==> flow/design.v <==
`timescale 1ns / 1ps
module DiscriminantCalculator(
    input signed [31:0] SphereX,
    input signed [31:0] SphereY,
    input signed [31:0] SphereZ,
    input [31:0] SphereRadius,
    input signed [31:0] RayStartX,
    input signed [31:0] RayStartY,
    input signed [31:0] RayStartZ,
    input signed [31:0] RayDirX,
    input signed [31:0] RayDirY,
    input signed [31:0] RayDirZ,
    output signed [31:0] Discriminant,
    output signed [31:0] B_out,
    output QuickIntersects,
    input CLK,
    input aresetn,
    input InputValid,
    output InputReady,
    output OutputReady
    );
    parameter waiting = 2'b00;
    parameter reading = 2'b01;
    parameter process = 2'b10;
    parameter process2 = 2'b11;
    logic [1:0] nextState;
    logic [1:0] state;
    logic signed [31:0] dx;
    logic signed [31:0] dy;
    logic signed [31:0] dz;
    logic signed [31:0] discriminant;
    logic signed [31:0] A;
    logic signed [31:0] B;
    logic signed [31:0] C;
    logic signed [31:0] distX;
    logic signed [31:0] distY;
    logic signed [31:0] distZ;
    logic [31:0] sphereRadiusSquared;
    assign InputReady = (state == waiting);
    assign OutputReady = (state == process2);
    assign Discriminant = discriminant;
    assign B_out = B;
    assign QuickIntersects = (discriminant > 0);
    always_ff@(posedge CLK) begin
        if (aresetn == 1'b0) begin
            state <= waiting;
        end else begin
            state <= nextState;
        end
        if (nextState == reading) begin
            dx <= RayDirX;
            dy <= RayDirY;
            dz <= RayDirZ;
            distX <= RayStartX - SphereX;
            distY <= RayStartY - SphereY;
            distZ <= RayStartZ - SphereZ;
            sphereRadiusSquared <= SphereRadius * SphereRadius;
            A <= RayDirX * RayDirX + RayDirY * RayDirY + RayDirZ * RayDirZ;
        end else if (nextState == process) begin
            B <= (dx * distX + dy * distY + dz * distZ) << 1;
            C <= (distX * distX + distY * distY + distZ * distZ) - sphereRadiusSquared;
        end else if (nextState == process2) begin
            discriminant <= B * B - 4 * A * C;
        end         
    end
    always_comb begin
        case (state) 
        waiting:
            if (InputValid) begin
                nextState = reading;
            end else begin
                nextState = waiting;
            end            
        reading:
            nextState = process;
        process:
            nextState = process2;
        process2:
            nextState = waiting;
        endcase
    end
endmodule
# Step by step through the tools: DiscriminantCalculator
# The steps from the RTL of DiscriminantCalculator to its reports follow in flow order.
# Lines are those of the file above, counted from 1.
# Operators: Yosys type, input widths -> output width; for muxes data width and select width s.
# Library cell names are shortened.
# Not given: -
# inputs
top_module,DiscriminantCalculator
clk_port,CLK
lib,sky130hd
lib_corner,tt_025C_1v80

# Word-level counts
# Counts by Yosys on the flattened word-level netlist (proc, flatten, opt, wreduce; memories kept). Register bits leave out memories and registers merged into their read ports (data or address); mux counts leave out enables and synchronous resets folded into registers. Print and check cells are left out. Cells with the same type and inputs are merged into one.
# word_totals
regBits,351
inputBits,323
output_inout_bits,67
word_cells,49
# classes
n_addsub,11
n_mul,12
cmp,1
eq_ne,6
n_mux,2
logic,2
n_reduce_logical,3
# ops
cell,count
$mul 32x32->32,4
$mul 32x32->30,3
$mul 32x32->31,3
$mul 31x31->30,1
$mul 30x32->30,1
$sub 32x32->32,5
$add 32x32->32,2
$add 31x31->31,2
$add 30x30->30,2
$gt 32x1->1 const B,1
$eq 2x2->1 const B,4
$pmux 2 s4,1
$eq 2x1->1 const B,2
$reduce_and 3->1,1
$not 1->1,2
$logic_not 2->1,1
$reduce_and 2->1,1
$mux 1,1

# Logic depth
# Depth = most cells in a row (Yosys ltp): at word level without a register or memory, in the mapped netlist without a sequential cell, where the memories' decode and read muxes count.
# depth
word_depth,5
ABC_AREA,0
ltp_mapped,39
mapped_depth_nobuf,37

# Netlist
# Yosys stat after the flow's synthesis: flattened, memories mapped to cells. It holds for the ABC_AREA given above (unset counts as 0); a run with the other value may have another netlist.
# Totals and module areas in this step are rounded.
# by_type
type,count,type_area_um2
fa_1,4365,8.74E+04
ha_1,1699,2.13E+04
inv_1,5614,2.11E+04
edfxtp_1,336,1.01E+04
and2_1,1586,9.92E+03
nand2_1,2101,7.89E+03
xnor2_1,602,5.27E+03
clkbuf_1,638,2.39E+03
xor2_1,159,1.39E+03
a21oi_1,197,985.946
a21o_1,119,893.357
nor2_1,223,837.053
o21ai_0,116,580.557
nor2b_1,52,325.312
o21a_1,38,285.274
nand2b_1,45,281.52
o21bai_1,29,217.709
nor3_1,41,205.197
# Not listed: further types 57, cells in them 311.
# mapped
mapped_cells,18271
synth_area_um2,174000
seqArea_um2,10200
ffs,340
buf_cells,642

# Timing after synthesis
# OpenSTA on the mapped netlist: ideal clock, no wires. The path of least setup slack (recovery checks aside). Input and output delay are each 20% of the period. Register names are those of the netlist, which keeps one name where synthesis merged equal registers.
# synth_path
kind,input to register
start,input port InputValid
end,register A[0]
period_ns,11.0
in_delay_ns,2.200
setup_time_ns,1.534
launch_ns,2.200
arrival_ns,26.675
t_required_ns,9.466
setup_slack_ns,-17.209
path_delay_ns,26.009
driving_pins,1
n_path_buf,0
period_less_setup_slack_ns,28.209
# "path_delay_ns" is the arrival time less input delay plus setup time.
# "driving_pins" counts driving pins, that of a launching flip-flop among them; a cell with two outputs on the path counts twice.
# "period_less_setup_slack_ns" is the clock period less the worst setup slack; recovery checks do not enter. This is arithmetic on one report: input and output delays are still those of the set period (20% each).
# Between the ends stands the longest chain of elaborated cells between them, by number of cells; it is not shown to be the way that was timed. Of several equally long chains one is given.
# A line is the first line of the expression or statement that the cell stems from. Yosys adds cells for indexed reads and writes and turns some case tables into memories.
# synth_between
path_cell_list,nor4b_1
elab_chain_len,3
cone_cells,3
cone_lines,3
classes_between,eq/ne (1); mux (2)
# synth_lines
item,line,source
from (decl),18,"input InputValid,"
$mux 1,69,if (InputValid) begin
$pmux 2 s4,67,case (state)
$eq 2x1->1,50,if (nextState == reading) begin
to (assign),58,A <= RayDirX * RayDirX + RayDirY * RayDirY + RayDirZ * RayDirZ;

# Timing after layout
# From the final timing report of record 1: the path of least setup slack in the routed layout; clock arrival at registers is part of the times.
# layout_path
kind,register to register
start,register distY[1]
end,register B[30]
period_ns,11.6
setup_time_ns,0.32
launch_ns,0.79
arrival_ns,12.00
t_required_ns,12.03
setup_slack_ns,0.04
driving_pins,31
n_path_buf,2
# Between the ends stands the longest chain of elaborated cells between them, by number of cells; it is not shown to be the way that was timed. Of several equally long chains one is given.
# layout_between
path_cell_list,edfxtp_1 > buf_4 > buf_4 > nand2_1 > fa_1 > inv_1 > fa_1 > ha_1 > fa_1 > ha_1 > inv_1 > fa_1 > inv_1 > fa_1 > inv_1 > fa_1 > fa_1 > inv_1 > fa_1 > ha_1 > ha_1 > a21o_1 > a21o_1 > a21oi_1 > o211ai_1 > a311oi_1 > o21bai_1 > nand2_1 > a21boi_0 > o41ai_1 > xnor2_1
elab_chain_len,3
cone_cells,3
cone_lines,1
classes_between,add/sub (2); mul (1)
# layout_lines
item,line,source
from (decl),36,logic signed [31:0] distY;
from (assign),55,distY <= RayStartY - SphereY;
$mul 32x32->31,60,B <= (dx * distX + dy * distY + dz * distZ) << 1;
$add 31x31->31 x2,60,
to (assign),60,
to (decl),33,logic signed [31:0] B;

# Record of 6 stored runs of the RTL-to-layout flow on DiscriminantCalculator, platform sky130hd. The runs are unordered. Constraints: input delay and output delay 20% of the set period each, output load 0.01 pF.
# By "timing.achieved_period_ns" is meant the clock period of the run minus its worst setup slack. This is arithmetic on one report: input and output delays are still those of the set period (20% each).
# By "critical_path_time_ns" is meant the share of the clock period that the worst setup path is allowed (20% is reserved at inputs, 20% at outputs), minus its slack. Clock arrival times at its registers enter into it.
# The results are shown rounded.
# Settings: - = not set for that run.
run,CELL_PAD_IN_SITES_DETAIL_PLACEMENT,CELL_PAD_IN_SITES_GLOBAL_PLACEMENT,CORE_ASPECT_RATIO,CORE_MARGIN,CORE_UTILIZATION,CTS_CLUSTER_DIAMETER,CTS_CLUSTER_SIZE,GPL_ROUTABILITY_DRIVEN,GPL_TIMING_DRIVEN,MIN_ROUTING_LAYER,TNS_END_PERCENT,period_ns,CAP_MARGIN,SLEW_MARGIN,ABC_AREA,PLACE_DENSITY_LB_ADDON,SETUP_SLACK_MARGIN,MAX_ROUTING_LAYER,PLACE_DENSITY,utilization_pct,critical_path_time_ns,timing.worst_path_kind,die_area_um2,yosys.chip_area_um2,worstSetupSlack_ns,timing.achieved_period_ns,fin_tns_ns
record 1,2,2,1.52,5,46,366,68,1,1,met2,75,11.6,20,20,-,-,-,-,-,49.3,11.56,register to register,390000,174000,0.038,11.562,0.000
record 2,-,-,-,2,40,-,-,-,-,-,-,10.5,20,20,-,-,-,-,-,43.9,8.08,input to register,439000,174000,0.324,10.176,0.000
record 3,-,1,-,2,23,-,-,-,-,-,-,14.8,35,25,0,0.06,-,-,-,25.5,9.03,input to register,762000,174000,2.81,11.992,0.000
record 4,-,-,-,2,40,-,-,-,-,-,-,10.5,20,20,-,-,2.35,-,-,46.6,7.57,input to register,439000,174000,0.833,9.667,0.000
record 5,1,3,-,2,53,-,74,-,-,-,-,17.5,20,20,-,-,2.42,met5,0.57,56.4,8.91,input to register,332000,174000,5.09,12.413,0.000
record 6,-,1,1.74,8,25,243,66,0,-,met2,-,6.65,15,20,0,-,-,-,0.44,32.4,9.24,register to register,722000,174000,-2.59,9.236,-139
